==> flow/design.v <==
module floating_Mult(
    input               clk, 
    input               rst,
    input       [31:0]  OperandA,
    input       [31:0]  OperandB,
    input               in_valid,
    output              zero_exponent,  
    output              Exception,  
    output              NaN,  
    output reg          out_valid,
    output reg  [31:0]  out
);
    reg sign_out;
    reg normalize;  
    reg [7:0] Exponent_out;
    reg [22:0] Mantissa_out;
    reg [23:0] OperandA_reg, OperandB_reg;  
    reg [47:0] Mantissa_product;
    localparam BIAS = 127;
    always @(*) begin
        out = 32'b0;
        out_valid = 1'b0;
        sign_out = 1'b0;
        normalize = 1'b0;
        Exponent_out = 8'b0;
        Mantissa_out = 23'b0;
        OperandA_reg = 24'b0;
        OperandB_reg = 24'b0;
        Mantissa_product = 48'b0;
        if(~rst) begin
            out = 32'b0;
            out_valid = 1'b0;
        end
        else if(in_valid) begin 
            sign_out = OperandA[31] ^ OperandB[31];
       		OperandA_reg = (|OperandA[30:23]) ? {1'b1, OperandA[22:0]} : {1'b0, OperandA[22:0]};
            OperandB_reg = (|OperandB[30:23]) ? {1'b1, OperandB[22:0]} : {1'b0, OperandB[22:0]};
            Mantissa_product = OperandA_reg * OperandB_reg;
            normalize = Mantissa_product[47];  
            if(~normalize && ~zero_exponent) begin
      			Mantissa_product = Mantissa_product << 1 ;
      			Mantissa_out = Mantissa_product[46:24] + Mantissa_product[23] ;  
      			normalize = Mantissa_product[47];
      			Exponent_out = (OperandA[30:23] + OperandB[30:23] - BIAS);
    		end
  			else begin
  				Mantissa_out = Mantissa_product [46:24];  
  				Exponent_out = (OperandA[30:23] + OperandB[30:23] - BIAS) + normalize;
  			end
            if (zero_exponent) begin
                out = 32'b0;
                out_valid = 1'b1;
            end
            else if(NaN) begin
                out = {sign_out,8'b1111_1111, 23'b111_1111_1111_1111_1111_1111};
                out_valid = 1'b1;
            end
            else if(Exception) begin
                out = {sign_out,8'b1111_1111,23'b0};
                out_valid = 1'b1;
            end
            else if (normalize) begin
                out = {sign_out, Exponent_out, Mantissa_out};
                out_valid = 1'b1;
            end
        end
        else begin  
            out = 32'b0;
            out_valid = 1'b0;
        end
    end
    assign Exception = ( ( (&OperandA[30:23]) && (OperandA[22:0] == 0) )   || ( (&OperandB[30:23]) && (OperandB[22:0] == 0) ) ) ? 1'b1 : 1'b0;
    assign zero_exponent = ((OperandA[30:23] == 0) | (OperandB[30:23] == 0)) ? 1'b1 : 1'b0;
    assign NaN =( ( (OperandA[30:23] == 8'b1111_1111) && (OperandA [22:0] != 23'b0) ) || ( (OperandB[30:23] == 8'b1111_1111) && (OperandB [22:0] != 23'b0) ) ) ? 1 : 0; 
endmodule
module Adder(
    input               clk,
    input               rst,
    input       [31:0]  OperandA,
    input       [31:0]  OperandB,
    input               in_valid,
    output              Exception,  
    output              zero_exponent,
    output              NaN,
    output reg out_valid,
output reg [31:0] out
    );
reg signA;
reg [23:0] mantissaA;
reg [7:0] expA;
reg signB;
reg [23:0] mantissaB;
reg [7:0] expB, expB_new;
reg [24:0] mantissa_sum;
reg [23:0] mantissaB_shift;
reg sign_out;
reg [7:0] exp_out;
reg [22:0] mantissa_out;
reg [8:0] Diff_exponent;  
integer norm_i;
always @(*) begin
    out = 32'b0;
    out_valid = 1'b0;
    expB_new = 8'b0;
    mantissa_sum = 25'b0;
    mantissaB_shift = 24'b0;
    sign_out = 1'b0;
    exp_out = 8'b0;
    mantissa_out = 23'b0;
    Diff_exponent = 9'b0;
    signA = OperandA [31];
    expA = OperandA [30:23];
    mantissaA = (|OperandA[30:23]) ? {1'b1, OperandA[22:0]} : {1'b0, OperandA[22:0]};
    signB = OperandB [31];
    expB = OperandB [30:23];
    mantissaB = (|OperandB[30:23]) ? {1'b1, OperandB[22:0]} : {1'b0, OperandB[22:0]};
    if (~rst) begin
        out = 32'b0;
        out_valid = 1'b0;
    end
    else if(in_valid) begin
       if (expA < expB) begin
            {signA, expA, mantissaA, signB, expB, mantissaB} = {signB, expB, mantissaB, signA, expA, mantissaA};
        end
        Diff_exponent = expA - expB ;
        expB_new = expB + Diff_exponent ;
        mantissaB_shift = (Diff_exponent > 0) ? mantissaB >> Diff_exponent : mantissaB ;
        exp_out = expA;
        if(signA == signB) begin
            mantissa_sum = mantissaA + mantissaB_shift;
            sign_out = signA;
        end
        else begin
        if(mantissaA >= mantissaB_shift) begin
            mantissa_sum = mantissaA - mantissaB_shift;
            sign_out = signA;
        end
        else begin
            mantissa_sum = mantissaB_shift - mantissaA;
            sign_out = signB ;
        end
        end
        if(mantissa_sum[24]) begin
            mantissa_sum = mantissa_sum >> 1;  
            exp_out = exp_out + 1 ;
        end 
        for (norm_i = 0; norm_i < 24; norm_i = norm_i + 1)
            if (~ mantissa_sum[23] & (|mantissa_sum) )
            begin
            mantissa_sum = mantissa_sum << 1;
            exp_out = exp_out - 1;
            end
        mantissa_out = mantissa_sum[22:0];
         if(NaN) begin
            out = {sign_out,8'b1111_1111, 23'b111_1111_1111_1111_1111_1111};
            out_valid = 1'b1;
        end
        else if(Exception) begin
            out = {sign_out,8'b1111_1111,23'b0};
            out_valid = 1'b1;
        end
        else begin
            out = {sign_out, exp_out, mantissa_out};
            out_valid = 1'b1;
        end
    end
    else begin
        out_valid = 1'b0;
    end
end
assign NaN =( ( (OperandA[30:23] == 8'b1111_1111) && (OperandA [22:0] != 23'b0) ) || ( (OperandB[30:23] == 8'b1111_1111) && (OperandB [22:0] != 23'b0) ) ) ? 1 : 0;
assign Exception = ( ( (&OperandA[30:23]) && (OperandA[22:0] == 0) )   || ( (&OperandB[30:23]) && (OperandB[22:0] == 0) ) ) ? 1'b1 : 1'b0;
endmodule 
module Accumulator(
    input               clk, 
    input               rst,
    input    [31:0]     IN1,
    input               in_valid,
    input [7:0]         kernel_size,
    output reg [31:0]   Accumulator,
    output reg              output_valid
    );
wire [31:0] out;
wire [15:0] counter_tmp;
reg  [15:0] counter ;
assign counter_tmp = kernel_size*kernel_size;
always @(posedge clk or negedge rst) begin
    if(~rst) begin
        Accumulator <= 0;
        output_valid <= 0;
        counter <= 0;
    end
    else if (in_valid) begin
      counter <= counter + 1 ;
        if (counter == counter_tmp-1)
          begin
            counter <= 0;
            output_valid <= 1;
            Accumulator <= (counter == 0) ? IN1 : out;  
          end
        else if (counter == 0)begin
          Accumulator <= IN1;  
          output_valid <= 0;
        end
       else
         begin
        Accumulator <= out;
        output_valid <= 0;
         end
    end
    else begin
      Accumulator <= Accumulator;  
      output_valid <= 0;
      end
end
        Adder add_inst(
            .clk(clk),
            .rst(rst),
            .OperandA(IN1),
            .OperandB(Accumulator),
            .in_valid(in_valid),
            .Exception(),
            .zero_exponent(),
            .NaN(),
            .out_valid(),
            .out(out)
        );
endmodule 
module conv_mac (
    input         clk,
    input         rst,           
    input         in_valid,
    input  [31:0] OperandA,      
    input  [31:0] OperandB,      
    input  [7:0]  kernel_size,
    output        out_valid,
    output [31:0] result
);
wire        acc_en;
wire [31:0] mult_result;
floating_Mult multiplier(
    .clk(clk),
    .rst(rst),
    .OperandA(OperandA),
    .OperandB(OperandB),
    .in_valid(in_valid),
    .zero_exponent(),
    .Exception(),
    .NaN(),
    .out_valid(acc_en),
    .out(mult_result)
);
Accumulator accumulator(
    .clk(clk),
    .rst(rst),
    .IN1(mult_result),
    .in_valid(acc_en),
    .Accumulator(result),
    .output_valid(out_valid),
    .kernel_size(kernel_size)
);
endmodule
Step by step through the tools: conv_mac:

Tool output for the design above, in the order of the flow.
Line numbers count from 1 in the design file above.
Library cell names are shortened.
Not given: n/a

* top: conv_mac
* clock port: clk
* standard-cell library: sky130hd
* corner: tt_025C_1v80

After elaboration:

Yosys after proc, flatten, opt, wreduce and memory -nomap, before mapping. Memory bits, and registers merged into a memory's read port (data or address), are not among the register bits. Print and check cells are not counted. Equal cells are merged and count once.

* bitwise operators: 52
* shift-type cells: 1
* multiplexer cells: 204
* reduce/logical cells: 56
* multiply operators: 2
* $lt $le $gt $ge: 3
* add/subtract/negate cells: 35
* equality and inequality tests: 6

Operator list (count)
* 25-bit two-way mux: 75
* 24-bit by 24-bit multiplier with 48-bit output: 1
* 8-bit two-way mux: 80
* 25-bit OR reduction: 24
* 24-bit two-way mux: 12
* 32-bit two-way mux: 8
* 8-bit by 1-bit subtractor with 8-bit output (second input constant): 24
* 8-bit by 8-bit multiplier with 16-bit output: 1
* 23-bit zero test: 4
* 23-bit nonzero test: 4
* 31-bit two-way mux: 2
* 24-bit by 24-bit subtractor with 25-bit output: 2
* 23-bit two-way mux: 2
* 16-bit by 32-bit equality test with 1-bit output: 1
* 8-bit equality test (second input constant): 4
* 8-bit AND reduction: 4
* 8-bit OR reduction: 4
* 1-bit inverter: 26
* 24-bit by 24-bit adder with 25-bit output: 1
* 1-bit AND: 24
* 24-bit >= comparator: 1
* 24-bit by 9-bit right shift with 24-bit output: 1
* 1-bit two-way mux: 24
* 23-bit by 1-bit adder with 23-bit output: 1
* 16-bit by 1-bit subtractor with 17-bit output (second input constant): 1
* 16-bit by 1-bit adder with 16-bit output (second input constant): 1
* 16-bit zero test: 1
* 8-bit zero test: 2

Other operator kinds: 13; their cells: 24.

* output and inout port bits: 33
* register bits: 49
* cells after elaboration: 362
* input port bits: 75

Depth:

Longest topological path by Yosys (ltp), each cell counted once; first at word level (registers and memories cut), then after technology mapping (sequential cells cut; the memories' decode and read muxes count).

* word-level depth: 151
* ABC_AREA: 1
* mapped depth: 244
* gate-level depth less buffers: 227

After synthesis:

Source: synth_stat.txt of the flow (Yosys; design flattened, memories mapped). It holds for the ABC_AREA given above (unset counts as 0); a run with the other value may have another netlist.
The area totals of this step are shown rounded.

* sequential part of the area: 1230 µm²
* cell count: 7272
* buffers: 287
* flip-flop cells: 49
* synthesis area: 44200 µm²

Cells by type
* fa_1: count 515, area in all 1.03E+04 µm²
* nand2_1: count 2195, area in all 8.24E+03 µm²
* inv_1: count 1403, area in all 5.27E+03 µm²
* ha_1: count 330, area in all 4128.96 µm²
* nand3_1: count 509, area in all 2.55E+03 µm²
* nor2_1: count 673, area in all 2.53E+03 µm²
* xor2_1: count 171, area in all 1.5E+03 µm²
* o21ai_0: count 257, area in all 1.29E+03 µm²
* dfrtp_1: count 49, area in all 1.23E+03 µm²
* a21oi_1: count 180, area in all 900.864 µm²
* clkbuf_1: count 210, area in all 788.256 µm²
* xnor2_1: count 60, area in all 525.504 µm²
* nand4_1: count 83, area in all 519.248 µm²
* nor3_1: count 60, area in all 300.288 µm²
* buf_6: count 25, area in all 281.52 µm²
* nand2_2: count 44, area in all 275.264 µm²
* nor4_1: count 40, area in all 250.24 µm²
* a31oi_1: count 38, area in all 237.728 µm²

Other cell types: 49; their cells: 430.

Path before layout:

Source: OpenSTA report_checks on the synthesized netlist (no wires, ideal clock, input and output delay 20% of the period each), path of least setup slack; recovery checks are left aside. Register names are those of the netlist, which keeps one name where synthesis merged equal registers.

* path type: in2reg
* start: input port OperandB[28]
* end: register accumulator.Accumulator[29]
* required time: 43.880 ns
* slack: 7.806 ns
* data arrival time: 36.074 ns
* delay of the path: 27.394 ns
* external input delay: 8.800 ns
* buffers on the path: 20
* time at the first pin: 8.800 ns
* driving pins on the path: 214
* setup time: 0.120 ns
* clock period: 44.0 ns
* synthesis period reached: 36.194 ns

"delay of the path" is the arrival time less input delay plus setup time.
"driving pins on the path" counts driving pins, that of a launching flip-flop among them; a cell with two outputs on the path counts twice.
"synthesis period reached" = period - worst setup slack (recovery checks aside). The figure is calculated, with input and output delays left at 20% of the set period.
The rows between start and end are the longest chain of elaborated cells between them; the timing report does not say that the signal goes this way. Where chains are equally long, one stands for them.
Each line given opens the expression or statement behind the cell; cells for indexed reads and writes are added by Yosys, which also makes memories of some case tables.
At most two assigning lines are given for a register; there are more.

* cell sequence: or4_1 nor2_1 clkbuf_1 inv_1 clkbuf_1 nand2_1 fa_1 fa_1 fa_1 inv_1 fa_1 inv_1 fa_1 fa_1 inv_1 fa_1 ha_1 nand2_1 [... 178 more ...] nand2_1 nand2_1 ha_1 inv_1 o21ai_0 ha_1 inv_1 nor2_1 a21oi_1 inv_1 ha_1 nand4_1 nor2_1 nand3_1 xor2_1 nand2_1 nand2_1 a21oi_2
* cells in the longest elaborated chain: 151
* elaborated cells on any way between the ends: 328
* those cells by class: add/sub (33); mul (1); compare (3); eq/ne (3); shift (1); mux (196); logic (51); reduce/logical (40)

RTL lines, path post-synthesis
* start, declared: line 234 `input  [31:0] OperandB,`
* 8-bit OR reduction: line 37 `OperandB_reg = (|OperandB[30:23]) ? {1'b1, OperandB[22:0]} : {1'b0, OperandB[22:0]};`
* 24-bit two-way mux: line 37
* 24-bit by 24-bit multiplier with 48-bit output: line 38
* 1-bit inverter: line 40 `if(~normalize && ~zero_exponent) begin`
* 1-bit logical AND: line 40
* 1-bit two-way mux: line 40
* 1-bit two-way mux: line 34 `else if(in_valid) begin`
* [... 137 more ...]
* 1-bit inverter: line 148 `if (~ mantissa_sum[23] & (|mantissa_sum) )`
* 1-bit AND: line 148
* 8-bit two-way mux: line 148
* 31-bit two-way mux: line 158 `else if(Exception) begin`
* 31-bit two-way mux: line 154 `if(NaN) begin`
* 32-bit two-way mux: line 117 `if (~rst) begin`
* 32-bit two-way mux: line 201 `else if (counter == 0)begin`
* end, assigned: line 199 `Accumulator <= (counter == 0) ? IN1 : out;`
* end, assigned: line 207 `Accumulator <= out;`
* end, declared: line 180 `output reg [31:0]   Accumulator,`

Timing after layout:

From the final timing report of flow run 1: the path of least setup slack in the routed layout; clock arrival at registers is part of the times.

* path type: in2reg
* start: input port OperandB[27]
* end: register accumulator.Accumulator[28]
* clock period: 41.8 ns
* buffers on the path: 17
* time at the first pin: 8.36 ns
* required time: 42.00 ns
* driving pins on the path: 207
* slack: 1.59 ns
* setup time: 0.13 ns
* external input delay: 8.36 ns
* data arrival time: 40.41 ns

The rows between start and end are the longest chain of elaborated cells between them; the timing report does not say that the signal goes this way. Where chains are equally long, one stands for them.
At most two assigning lines are given for a register; there are more.

* cell sequence: clkdlybuf4s50_1 or4_4 nor2_4 clkbuf_8 buf_12 nor2_1 fa_1 inv_1 fa_1 fa_1 fa_2 fa_2 fa_1 fa_1 inv_1 ha_4 nand2_2 nor2_4 [... 171 more ...] nand2_1 nand2_2 ha_1 inv_1 o21ai_2 ha_1 inv_1 nor2_1 a21oi_2 nor2_1 nand3_1 nor2_2 nand3_2 nor2_4 xor2_1 nand2_2 a21oi_2 a21oi_1
* cells in the longest elaborated chain: 151
* elaborated cells on any way between the ends: 328
* those cells by class: add/sub (33); mul (1); compare (3); eq/ne (3); shift (1); mux (196); logic (51); reduce/logical (40)

RTL lines, path after layout
* start, declared: line 234 `input  [31:0] OperandB,`
* 8-bit OR reduction: line 37 `OperandB_reg = (|OperandB[30:23]) ? {1'b1, OperandB[22:0]} : {1'b0, OperandB[22:0]};`
* 24-bit two-way mux: line 37
* 24-bit by 24-bit multiplier with 48-bit output: line 38
* 1-bit inverter: line 40 `if(~normalize && ~zero_exponent) begin`
* 1-bit logical AND: line 40
* 1-bit two-way mux: line 40
* 1-bit two-way mux: line 34 `else if(in_valid) begin`
* [... 137 more ...]
* 1-bit inverter: line 148 `if (~ mantissa_sum[23] & (|mantissa_sum) )`
* 1-bit AND: line 148
* 8-bit two-way mux: line 148
* 31-bit two-way mux: line 158 `else if(Exception) begin`
* 31-bit two-way mux: line 154 `if(NaN) begin`
* 32-bit two-way mux: line 117 `if (~rst) begin`
* 32-bit two-way mux: line 201 `else if (counter == 0)begin`
* end, assigned: line 199 `Accumulator <= (counter == 0) ? IN1 : out;`
* end, assigned: line 207 `Accumulator <= out;`
* end, declared: line 180 `output reg [31:0]   Accumulator,`

## Implementation results

Stored flow runs of conv_mac (3 of them; Yosys, OpenROAD, sky130hd). They differ in their settings and are not a sequence. Constraints: input delay and output delay 20% of the set period each, output load 0.01 pF.
"clock period reached": clock period set for the run, less the worst setup slack. It is reckoned from that one timing run; input and output delays stay at 20% of the period that was set.
"allowed time less slack (worst setup path)": the worst setup path's part of the clock period (all of it between registers, 20% less for each end at a port) less its slack. A launch clock that arrives late makes it longer, a capture clock that arrives late makes it shorter.
Measured values are rounded.

### Flow run 1

Settings: `ABC_AREA=1`, `CAP_MARGIN=15`, `CELL_PAD_IN_SITES_DETAIL_PLACEMENT=1`, `CELL_PAD_IN_SITES_GLOBAL_PLACEMENT=2`, `CORE_ASPECT_RATIO=1.74`, `CORE_MARGIN=6`, `CORE_UTILIZATION=21`, `CTS_CLUSTER_DIAMETER=192`, `CTS_CLUSTER_SIZE=37`, `GPL_TIMING_DRIVEN=0`, `MAX_ROUTING_LAYER=met5`, `MIN_ROUTING_LAYER=met1`, `PLACE_DENSITY_LB_ADDON=0.24`, `period_ns=41.8`, `SLEW_MARGIN=20`

- Die area: 222000 µm²
- Worst hold slack in the final report: 0.609 ns
- Area of the synthesized netlist: 44200 µm²
- Standard-cell area after routing: 51700 µm²
- Allowed time less slack (worst setup path): 31.85 ns
- Class of the worst setup path: in2reg
- Total negative slack on setup checks: 0.000 ns
- Worst setup slack after layout: 1.59 ns
- Clock period reached: 40.205 ns

### Flow run 2

Settings: `CELL_PAD_IN_SITES_GLOBAL_PLACEMENT=2`, `CORE_MARGIN=8`, `HOLD_SLACK_MARGIN=0.18`, `period_ns=44.0`, `CAP_MARGIN=20`, `CORE_UTILIZATION=40`, `SLEW_MARGIN=20`

- Die area: 117000 µm²
- Worst hold slack in the final report: 0.604 ns
- Area of the synthesized netlist: 42600 µm²
- Standard-cell area after routing: 45700 µm²
- Allowed time less slack (worst setup path): 32.96 ns
- Class of the worst setup path: in2reg
- Total negative slack on setup checks: 0.000 ns
- Worst setup slack after layout: 2.24 ns
- Clock period reached: 41.761 ns

### Flow run 3

Settings: `CORE_UTILIZATION=40`, `period_ns=43.0`, `CAP_MARGIN=20`, `CORE_MARGIN=2`, `SLEW_MARGIN=20`

- Die area: 109000 µm²
- Worst hold slack in the final report: 0.584 ns
- Area of the synthesized netlist: 42600 µm²
- Standard-cell area after routing: 45700 µm²
- Allowed time less slack (worst setup path): 32.23 ns
- Class of the worst setup path: in2reg
- Total negative slack on setup checks: 0.000 ns
- Worst setup slack after layout: 2.17 ns
- Clock period reached: 40.831 ns
